==> flow/design.v <==
`timescale 1ns / 1ps
module adder(
    input wire [7:0] in1,
    input wire [7:0] in2,
    input wire sub,  
    output wire [7:0] out
    );
    reg [7:0] tmp;
    wire s0,s1,s2,s3,s4,s5,s6,s7;
    wire co0,co1,co2,co3,co4,co5,co6,co7;
    fa f0(in1[0],in2[0],1'b0,s0,co0);
    fa f1(in1[1],in2[1],co0,s1,co1);
    fa f2(in1[2],in2[2],co1,s2,co2);
    fa f3(in1[3],in2[3],co2,s3,co3);
    fa f4(in1[4],in2[4],co3,s4,co4);
    fa f5(in1[5],in2[5],co4,s5,co5);
    fa f6(in1[6],in2[6],co5,s6,co6);
    fa f7(in1[7],in2[7],co6,s7,co7);  
    assign out = {s7,s6,s5,s4,s3,s2,s1,s0} + sub;
endmodule 
module fa( input A,
       input B,
       input CIN,
       output S,
       output COUT
       );
       assign S = A^B^CIN;
       assign COUT = (A&B) | (CIN&A) | (CIN&B);
endmodule
`timescale 1ns / 1ps
module multiplier(
    input wire [7:0] in1,
    input wire [7:0] in2,
    output wire [7:0] out 
    );
    wire [8:0] A_out1, A_out2, A_out3, A_out4, A_out5, A_out6, A_out7, A_out8;
    wire [7:0] Q_out1, Q_out2, Q_out3, Q_out4, Q_out5, Q_out6, Q_out7, Q_out8;
    wire q0_1, q0_2, q0_3, q0_4, q0_5, q0_6, q0_7, q0_8; 
    Booth B1 (
        9'h000,in1,in2,1'b0,
        A_out1,Q_out1,q0_1
        );
    Booth B2 (
        A_out1,in1,Q_out1,q0_1,
        A_out2,Q_out2,q0_2
        );
    Booth B3 (
        A_out2,in1,Q_out2,q0_2,
        A_out3,Q_out3,q0_3
        );
    Booth B4 (
        A_out3,in1,Q_out3,q0_3,
        A_out4,Q_out4,q0_4
        );
    Booth B5 (
        A_out4,in1,Q_out4,q0_4,
        A_out5,Q_out5,q0_5
        );
    Booth B6 (
        A_out5,in1,Q_out5,q0_5,
        A_out6,Q_out6,q0_6
        );
    Booth B7 (
        A_out6,in1,Q_out6,q0_6,
        A_out7,Q_out7,q0_7
        );
    Booth B8 (
        A_out7,in1,Q_out7,q0_7,
        A_out8,Q_out8,q0_8
        );
    assign out = A_out8[7:0];  
endmodule
module Booth(
    input [8:0] A_in,
    input [7:0] M,
    input [7:0] Q_in,
    input  q0,
    output reg [8:0] A_out,
    output reg [7:0] Q_out,
    output reg q0_out
    );
    wire [8:0] sum, diff;
    assign sum = A_in + {M[7], M};
    assign diff = A_in - {M[7], M};
    always@(A_in,Q_in,M,q0,sum,diff)
    begin
        case({Q_in[0],q0})
            2'b00,2'b11: {A_out, Q_out, q0_out} = {A_in[8], A_in, Q_in};
            2'b01: {A_out, Q_out, q0_out} = {sum[8], sum, Q_in};
            default: {A_out, Q_out, q0_out} = {diff[8], diff, Q_in};
        endcase
    end
endmodule
`timescale 1ns / 1ps
module register(
    input wire [7:0] din,
    input wire clk,
    input wire reset,
    input wire ld,
    output reg [7:0] data
    );
    always@(posedge clk or posedge reset)
    begin
        if(reset == 1)
            data <= 0;
        else if(ld == 1)
            data <= din;
    end
endmodule
`timescale 1ns / 1ps
module controller(
    input wire clk,
    input wire reset,
    output reg [3:0] state,
    output reg [9:0] load, mul_en, add1_en, add2_en, mul_read, add1_read, add2_read  
    );
    parameter [3:0] s1 = 4'b0000,
                    s2 = 4'b0001,
                    s3 = 4'b0011,
                    s4 = 4'b0010,
                    s5 = 4'b0110,
                    s6 = 4'b0111,
                    s7 = 4'b1111,
                    s8 = 4'b1110,
                    s9 = 4'b1010,
                    s10 = 4'b1011,
                    s11 = 4'b1001,
                    s12 = 4'b1000;
    reg not_first_flag;  
    always@(posedge clk or posedge reset)
    begin
        if(reset)
            begin
                state <= s1;
                not_first_flag <= 1'b0;
            end
        else
        begin
            if(state == s3)
                not_first_flag <= 1'b1;
            case(state)
                s1: state <= s2;
                s2: state <= s3;
                s3: state <= s4;
                s4: state <= s5;
                s5: state <= s6;
                s6: state <= s7;
                s7: state <= s8;
                s8: state <= s9;
                s9: state <= s10;
                s10: state <= s11;
                s11: state <= s12;
                s12: state <= s1;
                default: state <= s1;
            endcase
        end       
    end
    always@(*)
    begin
        load = 0;
        mul_en = 0;
        add1_en = 0;
        add2_en = 0;
        mul_read = 0;
        add1_read = 0;
        add2_read = 0;
        case(state)
            s1: 
                begin
                    load = 10'b0000000001;
                    if(not_first_flag)
                    begin
                        mul_en = 0; 
                        add1_en = 10'b1000001000; 
                        add2_en = 10'b0001000100; 
                        mul_read = 0; 
                        add1_read = 10'b0000000100;
                        add2_read = 0;
                    end
                end
            s2: 
                begin
                    load = 10'b0000000010;
                    if(not_first_flag)
                    begin
                        mul_en = 0; 
                        add1_en = 0; 
                        add2_en = 10'b0010001000; 
                        mul_read = 0; 
                        add1_read = 10'b0000001000;
                        add2_read = 0;
                    end
                end
            s3:
                begin
                    load = 10'b0000000100; 
                    mul_en = 0; 
                    add1_en = 0; 
                    add2_en = 0; 
                    mul_read = 0; 
                    add1_read = 0;
                    add2_read = 0;
                end
            s4:
                begin
                    load = 10'b0000001000;
                    mul_en = 0;
                    add1_en = 0; 
                    add2_en = 0; 
                    mul_read = 0;
                    add1_read = 0;
                    add2_read = 0;
                end
            s5:
                begin
                    load = 10'b0000010000;
                    mul_en = 0;
                    add1_en = 0; 
                    add2_en = 0; 
                    mul_read = 0;
                    add1_read = 0;
                    add2_read = 0;
                end
            s6:
                begin
                    load = 10'b0000100000;
                    mul_en = 10'b0000010001;  
                    add1_en = 0; 
                    add2_en = 0; 
                    mul_read = 0;
                    add1_read = 0;
                    add2_read = 0;
                end
            s7:
                begin
                    load = 10'b0001000000;
                    mul_en = 10'b0000100010;  
                    add1_en = 0; 
                    add2_en = 0; 
                    mul_read = 10'b0000000001;  
                    add1_read = 0;
                    add2_read = 0;
                end
            s8:
                begin
                    load = 10'b0010000000;  
                    mul_en = 10'b0001000100;  
                    add1_en = 0; 
                    add2_en = 0; 
                    mul_read = 10'b0000000010;  
                    add1_read = 0;
                    add2_read = 0;
                end
            s9:
                begin
                    load = 10'b0100000000;  
                    mul_en = 10'b0010001000;  
                    add1_en = 0; 
                    add2_en = 0; 
                    mul_read = 10'b0000000100;  
                    add1_read = 0;
                    add2_read = 0;
                end
            s10:
                begin
                    load = 10'b1000000000;  
                    mul_en = 0; 
                    add1_en = 10'b0100000001; 
                    add2_en = 0; 
                    mul_read = 10'b0000001000;  
                    add1_read = 0;
                    add2_read = 0;
                end
            s11:
                begin
                    load = 10'b0100000000;  
                    mul_en = 0; 
                    add1_en = 10'b1000000010; 
                    add2_en = 10'b0000010001; 
                    mul_read = 0; 
                    add1_read = 10'b0000000001;
                    add2_read = 0;
                end
            s12:
                begin
                    load = 10'b1000000000;  
                    mul_en = 0; 
                    add1_en = 10'b0100000100; 
                    add2_en = 10'b0000100010; 
                    mul_read = 0; 
                    add1_read = 10'b0000000010;
                    add2_read = 0;
                end
            default: 
                load = 0;
        endcase
    end
endmodule
`timescale 1ns / 1ps
module datapath(
    input wire clk,
    input wire reset,
    input wire [3:0] state,
    input wire [7:0] next_in,
    input wire [9:0] load, mul_en, add1_en, add2_en, mul_read, add1_read, add2_read,  
    output wire [7:0] r1,r2,r3,r4,r5,r6,r7,r8,r9,r10,  
    output reg [7:0] f
    );
    parameter [3:0] s1 = 4'b0000,
                    s2 = 4'b0001,
                    s3 = 4'b0011,
                    s4 = 4'b0010,
                    s5 = 4'b0110,
                    s6 = 4'b0111,
                    s7 = 4'b1111,
                    s8 = 4'b1110,
                    s9 = 4'b1010,
                    s10 = 4'b1011,
                    s11 = 4'b1001,
                    s12 = 4'b1000;
    wire [7:0] sum1,sum2,prod;  
    reg [7:0] add11,add12,add21,add22,mul1,mul2;
    reg not_first_flag;  
    adder A1(add11,add12,1'b0,sum1);  
    adder A2(add21,~add22,1'b1,sum2);  
    multiplier M1(mul1,mul2,prod);
    register reg1((load[0]) ? next_in : (mul_read[0]) ? prod : (add1_read[0]) ? sum1 : (add2_read[0]) ? sum2 : 8'b0,
        clk,reset,
        load[0] || mul_read[0] || add1_read[0] || add2_read[0],
        r1);
    register reg2((load[1]) ? next_in : (mul_read[1]) ? prod : (add1_read[1]) ? sum1 : (add2_read[1]) ? sum2 : 8'b0,
        clk,reset,
        load[1] || mul_read[1] || add1_read[1] || add2_read[1],
        r2);
    register reg3((load[2]) ? next_in : (mul_read[2]) ? prod : (add1_read[2]) ? sum1 : (add2_read[2]) ? sum2 : 8'b0,
        clk,reset,
        load[2] || mul_read[2] || add1_read[2] || add2_read[2],
        r3);
    register reg4((load[3]) ? next_in : (mul_read[3]) ? prod : (add1_read[3]) ? sum1 : (add2_read[3]) ? sum2 : 8'b0,
        clk,reset,
        load[3] || mul_read[3] || add1_read[3] || add2_read[3],
        r4);
    register reg5((load[4]) ? next_in : (mul_read[4]) ? prod : (add1_read[4]) ? sum1 : (add2_read[4]) ? sum2 : 8'b0,
        clk,reset,
        load[4] || mul_read[4] || add1_read[4] || add2_read[4],
        r5);
    register reg6((load[5]) ? next_in : (mul_read[5]) ? prod : (add1_read[5]) ? sum1 : (add2_read[5]) ? sum2 : 8'b0,
        clk,reset,
        load[5] || mul_read[5] || add1_read[5] || add2_read[5],
        r6);
    register reg7((load[6]) ? next_in : (mul_read[6]) ? prod : (add1_read[6]) ? sum1 : (add2_read[6]) ? sum2 : 8'b0,
        clk,reset,
        load[6] || mul_read[6] || add1_read[6] || add2_read[6],
        r7);
    register reg8((load[7]) ? next_in : (mul_read[7]) ? prod : (add1_read[7]) ? sum1 : (add2_read[7]) ? sum2 : 8'b0,
        clk,reset,
        load[7] || mul_read[7] || add1_read[7] || add2_read[7],
        r8);
    register reg9((load[8]) ? next_in : (mul_read[8]) ? prod : (add1_read[8]) ? sum1 : (add2_read[8]) ? sum2 : 8'b0,
        clk,reset,
        load[8] || mul_read[8] || add1_read[8] || add2_read[8],
        r9);
    register reg10((load[9]) ? next_in : (mul_read[9]) ? prod : (add1_read[9]) ? sum1 : (add2_read[9]) ? sum2 : 8'b0,
        clk,reset,
        load[9] || mul_read[9] || add1_read[9] || add2_read[9],
        r10);
    always@(posedge clk or posedge reset)
    begin
        if(reset)
        begin
            f <= 0;     
            not_first_flag <= 1'b0;
        end
        else
        begin
            case(state)
                s1, s2, s3:
                    if(not_first_flag)
                        f <= sum2;
                s4:
                    not_first_flag <= 1'b1;
                s12:
                    f <= sum2;
                default: ;
            endcase
        end
    end
    always@(posedge clk)
    begin
        case(state)
            s1:
                begin
                    if(not_first_flag)
                    begin
                        add11 <= r4;
                        add12 <= r10;
                        add21 <= sum1;
                        add22 <= r7;
                    end
                end
            s2:
                begin
                    if(not_first_flag)
                    begin
                        add21 <= sum1;
                        add22 <= r8;
                    end
                end
            s6:  
                begin
                    mul1 <= r1;
                    mul2 <= r5;
                end
            s7:  
                begin
                    mul1 <= r2;
                    mul2 <= r6;
                end
            s8:  
                begin
                    mul1 <= r3;
                    mul2 <= r7;
                end
            s9:  
                begin
                    mul1 <= r4;
                    mul2 <= r8;
                end
            s10:  
                begin
                    add11 <= r1;
                    add12 <= r9;
                end
            s11:  
                begin
                    add11 <= r2;
                    add12 <= r10;
                    add21 <= sum1;
                    add22 <= r5;
                end
            s12:  
                begin
                    add11 <= r3;
                    add12 <= r9;
                    add21 <= sum1;
                    add22 <= r6;
                end
            default: ;
        endcase
    end
endmodule
`timescale 1ns / 1ps
module top(
    input wire clk,
    input wire reset,
    input wire [7:0] next_in,
    output wire [7:0] f
    );
    wire [7:0] r1,r2,r3,r4,r5,r6,r7,r8,r9,r10;  
    wire [9:0] load, mul_en, add1_en, add2_en, mul_read, add1_read, add2_read;
    wire [3:0] state;
    controller C1(
        clk,
        reset,
        state,
        load, mul_en, add1_en, add2_en, mul_read, add1_read, add2_read  
    );
    datapath DP1(
        clk,
        reset,
        state,
        next_in,
        load, mul_en, add1_en, add2_en, mul_read, add1_read, add2_read,  
        r1,r2,r3,r4,r5,r6,r7,r8,r9,r10,  
        f
    );
endmodule
From RTL to reports: top --
Tool output for the design above, in the order of the flow. Line numbers count from 1 in the design file above. Library cell names are shortened. A cell with - has no value.
Inputs: design top top, clock clk, cell library sky130hd, timing corner tt_025C_1v80

Word-level counts --
Yosys after proc, flatten, opt, wreduce and memory -nomap, before mapping. Memory bits, and registers merged into a memory's read port (data or address), are not among the register bits. Print and check cells are not counted. Equal cells are merged and count once. Yosys's memory passes give these memory sizes; they may raise the number of words (mostly to a power of two), join words into wider ones and drop unused or constant bits.
Bit counts: memories 1, output and inout bits 8, ROM bits 64, input port bits 10, elaborated cells 266, bits in registers 138, word width x clocked read ports 4
Memory list:
- (name not given) | words 16, bits a word 4, read ports 1, write ports 0, line 141 | case(state)
Operators by class: eq/ne operators 29, bitwise logic cells 93, reductions and logical operators 52, muxes and demuxes 56, add/subtract/negate cells 16
Operators with widths (count):
- 8-bit two-way mux | 36
- 18-bit parallel mux with 2-bit select | 6
- 8-bit parallel mux with 4-bit select | 4
- 10-bit parallel mux with 10-bit select | 1
- 9-bit adder | 7
- 9-bit subtractor | 7
- 10-bit parallel mux with 4-bit select | 1
- 1-bit bitwise AND | 38
- 17-bit parallel mux with 2-bit select | 1
- 8-bit parallel mux with 2-bit select | 2
- 1-bit bitwise XOR | 30
- 1-bit OR | 24
- 4-bit == test (second input constant) | 6
- 8-bit parallel mux with 3-bit select | 1
- 2-bit OR reduction | 11
- 18-bit two-way mux | 1
- 2-bit zero test | 8
- 4-bit parallel mux with 4-bit select | 1
- 1-bit logical OR | 14
- 2-bit by 1-bit == test with 1-bit output (second input constant) | 7
- 2-bit == test (second input constant) | 7
- 4-bit nonzero test | 3
- 1-bit by 8-bit subtractor with 9-bit output (first input constant) | 1
- 2-bit by 1-bit != test with 1-bit output (second input constant) | 4
- 2-bit AND reduction | 4
- 4-bit by 2-bit == test with 1-bit output (second input constant) | 2
- 4-bit by 3-bit == test with 1-bit output (second input constant) | 2
- 8-bit by 1-bit adder with 8-bit output (second input constant) | 1
Other operator kinds: 10; their cells: 16.

Depth --
Yosys ltp: most cells in a row. Word level: on the elaborated netlist, between registers, memories and ports. Mapped: between sequential cells and ports; inverters and the memories' decode and read muxes count.
Logic depth: depth after elaboration 25, ABC_AREA 1, mapped depth 80, gate-level depth less buffers 79

Synthesis result --
Yosys stat after the flow's synthesis: flattened, memories mapped to cells. It holds for the ABC_AREA given above (unset counts as 0); a run with the other value may have another netlist. Totals and module areas in this step are rounded.
Synthesis totals: sequential part of the area 3800 µm², cell area after synthesis 12000 µm², buffers 44, cell count 1657, flip-flop cells 142
Cell types:
- dfrtp_1 | count 94, area in all 2.35E+03 µm²
- nand2_1 | count 523, area in all 1.96E+03 µm²
- edfxtp_1 | count 48, area in all 1.44E+03 µm²
- ha_1 | count 63, area in all 788.256 µm²
- nand3_1 | count 145, area in all 725.696 µm²
- inv_1 | count 183, area in all 686.909 µm²
- o21ai_0 | count 121, area in all 605.581 µm²
- a21oi_1 | count 82, area in all 410.394 µm²
- fa_1 | count 19, area in all 380.365 µm²
- nor2_1 | count 92, area in all 345.331 µm²
- nand3_2 | count 32, area in all 320.307 µm²
- o2111ai_1 | count 28, area in all 245.235 µm²
- nand2_2 | count 36, area in all 225.216 µm²
- xnor2_1 | count 20, area in all 175.168 µm²
- nand4_1 | count 25, area in all 156.4 µm²
- xor2_1 | count 13, area in all 113.859 µm²
- clkbuf_1 | count 26, area in all 97.594 µm²
- o31ai_1 | count 10, area in all 75.072 µm²
Other cell types: 26; their cells: 97.

Path before layout --
Source: OpenSTA report_checks on the synthesized netlist (no wires, ideal clock, input and output delay 20% of the period each), path of least setup slack; recovery checks are left aside. Register names are those of the netlist, which keeps one name where synthesis merged equal registers.
Timing after synthesis: kind flip-flop to flip-flop, start point register DP1.mul1[0], end point register DP1.reg1.data[7], data required time 11.870 ns, path slack 3.495 ns, delay of the path 8.506 ns, setup time 0.130 ns, path buffers 0, time at the first pin 0.000 ns, clock period 12.0 ns, arrival time 8.376 ns, stages on the path 57, synthesis period reached 8.505 ns
"delay of the path" = arrival - input delay + setup time. "stages on the path": output pins that drive a net of the path, with the launching flip-flop's if there is one; two outputs of one cell count as two. "synthesis period reached" is the clock period less the worst setup slack; recovery checks do not enter. This is arithmetic on one report: input and output delays are still those of the set period (20% each). Between the ends stands the longest chain of elaborated cells between them, by number of cells; it is not shown to be the way that was timed. Of several equally long chains one is given. Each line given opens the expression or statement behind the cell; cells for indexed reads and writes are added by Yosys, which also makes memories of some case tables. At most two assigning lines are given for a register; there are more.
On the way, after synthesis: cells stage by stage edfxtp_1 > inv_2 > ha_1 > xor2_1 > nor2_1 > fa_1 > nand2_1 > inv_1 > nand2_2 > nand2_2 > nand2_2 > nand2_4 > xor2_1 > o21ai_0 > inv_1 > ha_1 > a21oi_1 > nand2_2 > [... 21 more ...] > inv_1 > ha_1 > a21oi_1 > nand2_4 > xor2_1 > o21ai_0 > inv_1 > ha_1 > a21oi_1 > nand2_1 > nand2_1 > nand2_1 > nand2_1 > nand2_1 > nand2_1 > nand2_2 > nand2_1 > nand4_1, cells in the longest elaborated chain 18, elaborated cells on any way between the ends 25, RTL lines with such cells 4, classes of those cells 15 x add/sub; 10 x mux
RTL lines, path after synthesis:
- start: declaration | line 322 | reg [7:0] add11,add12,add21,add22,mul1,mul2;
- start: assignment | line 411 | mul1 <= r1;
- start: assignment | line 416 | mul1 <= r2;
- 1-bit by 8-bit subtractor with 9-bit output | line 84 | assign diff = A_in - {M[7], M};
- 18-bit two-way mux | line 87 | case({Q_in[0],q0})
- 9-bit subtractor | line 84
- 18-bit parallel mux with 2-bit select | line 87
- 9-bit subtractor | line 84
- 18-bit parallel mux with 2-bit select | line 87
- 9-bit subtractor | line 84
- [... 3 more ...]
- 9-bit subtractor | line 84
- 18-bit parallel mux with 2-bit select | line 87
- 9-bit subtractor | line 84
- 18-bit parallel mux with 2-bit select | line 87
- 9-bit subtractor | line 84
- 17-bit parallel mux with 2-bit select | line 87
- 8-bit two-way mux (2 in a row) | line 327 | register reg1((load[0]) ? next_in : (mul_read[0]) ? prod : (add1_read[0]) ? sum1 : (add2_read[0]) ? sum2 : 8'b ...
- end: assignment | line 105 | data <= 0;
- end: assignment | line 107 | data <= din;
- end: declaration | line 100 | output reg [7:0] data

Path in the finished layout --
Path of least setup slack in the final report of flow run 2 (OpenROAD, finished layout, wires in). Where an end is a register, its clock arrival counts in the times.
Timing after layout: kind flip-flop to flip-flop, start point register DP1.mul1[0], end point register DP1.reg2.data[5], arrival time 10.25 ns, setup time 0.09 ns, path buffers 0, time at the first pin 0.41 ns, clock period 13.6 ns, path slack 3.67 ns, stages on the path 46, data required time 13.93 ns
Between the ends stands the longest chain of elaborated cells between them, by number of cells; it is not shown to be the way that was timed. Of several equally long chains one is given. At most two assigning lines are given for a register; there are more.
On the way, after layout: cells stage by stage edfxtp_1 > inv_2 > ha_1 > xor2_1 > nor2_1 > fa_1 > nand2_1 > inv_1 > o31ai_1 > fa_1 > nand3_1 > and2_1 > xor2_1 > o21ai_0 > ha_1 > inv_1 > o31ai_1 > xnor2_1 > [... 10 more ...] > a21oi_1 > ha_1 > inv_1 > o31ai_1 > inv_1 > o21ai_0 > o22ai_1 > ha_1 > nand2_1 > o21ai_0 > nand2_1 > nor2_1 > nand3_2 > nand3_1 > nand2_1 > o21ai_1 > nand2_1 > o2111ai_1, cells in the longest elaborated chain 18, elaborated cells on any way between the ends 25, RTL lines with such cells 4, classes of those cells 15 x add/sub; 10 x mux
RTL lines, path after layout:
- start: declaration | line 322 | reg [7:0] add11,add12,add21,add22,mul1,mul2;
- start: assignment | line 411 | mul1 <= r1;
- start: assignment | line 416 | mul1 <= r2;
- 1-bit by 8-bit subtractor with 9-bit output | line 84 | assign diff = A_in - {M[7], M};
- 18-bit two-way mux | line 87 | case({Q_in[0],q0})
- 9-bit subtractor | line 84
- 18-bit parallel mux with 2-bit select | line 87
- 9-bit subtractor | line 84
- 18-bit parallel mux with 2-bit select | line 87
- 9-bit subtractor | line 84
- [... 3 more ...]
- 9-bit subtractor | line 84
- 18-bit parallel mux with 2-bit select | line 87
- 9-bit subtractor | line 84
- 18-bit parallel mux with 2-bit select | line 87
- 9-bit subtractor | line 84
- 17-bit parallel mux with 2-bit select | line 87
- 8-bit two-way mux (2 in a row) | line 331 | register reg2((load[1]) ? next_in : (mul_read[1]) ? prod : (add1_read[1]) ? sum1 : (add2_read[1]) ? sum2 : 8'b ...
- end: assignment | line 105 | data <= 0;
- end: assignment | line 107 | data <= din;
- end: declaration | line 100 | output reg [7:0] data

Appendix: measured runs

Measured data: module top, platform sky130hd, 3 stored runs of the flow under differing settings, order arbitrary. Input and output delays are each 20% of the period that was set; the output load is 0.01 pF.
"period reached" means the clock period less the worst setup slack. The figure is calculated, with input and output delays left at 20% of the set period.
"time of the worst setup path": the worst setup path's part of the clock period (all of it between registers, 20% less for each end at a port) less its slack. A launch clock that arrives late makes it longer, a capture clock that arrives late makes it shorter.
"power consumption": no workload was simulated; the value follows from the tool's default switching activity.
Results are given in rounded form.

* Flow run 1 | settings: ABC_AREA 0; CELL_PAD_IN_SITES_DETAIL_PLACEMENT 0; CELL_PAD_IN_SITES_GLOBAL_PLACEMENT 2; CORE_UTILIZATION 59; CTS_CLUSTER_SIZE 65; GPL_TIMING_DRIVEN 1; MAX_ROUTING_LAYER met5; MIN_ROUTING_LAYER met2; PLACE_DENSITY_LB_ADDON 0.21; SETUP_SLACK_MARGIN 0.37; period_ns 15.5; CAP_MARGIN 20; CORE_MARGIN 2; SLEW_MARGIN 20 | no final report: placement broke off with FLW-0024
* Flow run 2 | settings: ABC_AREA 1; CTS_CLUSTER_DIAMETER 86; SETUP_SLACK_MARGIN -0.46; SLEW_MARGIN 30; period_ns 13.6; CAP_MARGIN 20; CORE_MARGIN 2; CORE_UTILIZATION 40 | results: worst slack on setup checks 3.7 ns; std-cell area (final layout) 13000 µm²; power consumption 1.4 mW; post-synthesis cell area 12000 µm²; period reached 9.925 ns; worst hold slack in the final report 0.47 ns; final design utilization 0.45; total negative setup slack 0.000 ns; full die area 31000 µm²; time of the worst setup path 9.93 ns; worst setup path type flip-flop to flip-flop
* Flow run 3 | settings: CELL_PAD_IN_SITES_DETAIL_PLACEMENT 1; CELL_PAD_IN_SITES_GLOBAL_PLACEMENT 1; CORE_ASPECT_RATIO 1.2; CORE_UTILIZATION 42; CTS_CLUSTER_DIAMETER 133; CTS_CLUSTER_SIZE 46; GPL_ROUTABILITY_DRIVEN 0; GPL_TIMING_DRIVEN 1; MAX_ROUTING_LAYER met5; TNS_END_PERCENT 20; period_ns 10.0; CAP_MARGIN 20; CORE_MARGIN 2; SLEW_MARGIN 20 | results: power consumption 1.9 mW; worst hold slack in the final report 0.50 ns; full die area 29000 µm²; post-synthesis cell area 12000 µm²; worst slack on setup checks -0.41 ns; std-cell area (final layout) 15000 µm²; time of the worst setup path 10.41 ns; worst setup path type flip-flop to flip-flop; total negative setup slack -2.5 ns; final design utilization 0.54; period reached 10.409 ns
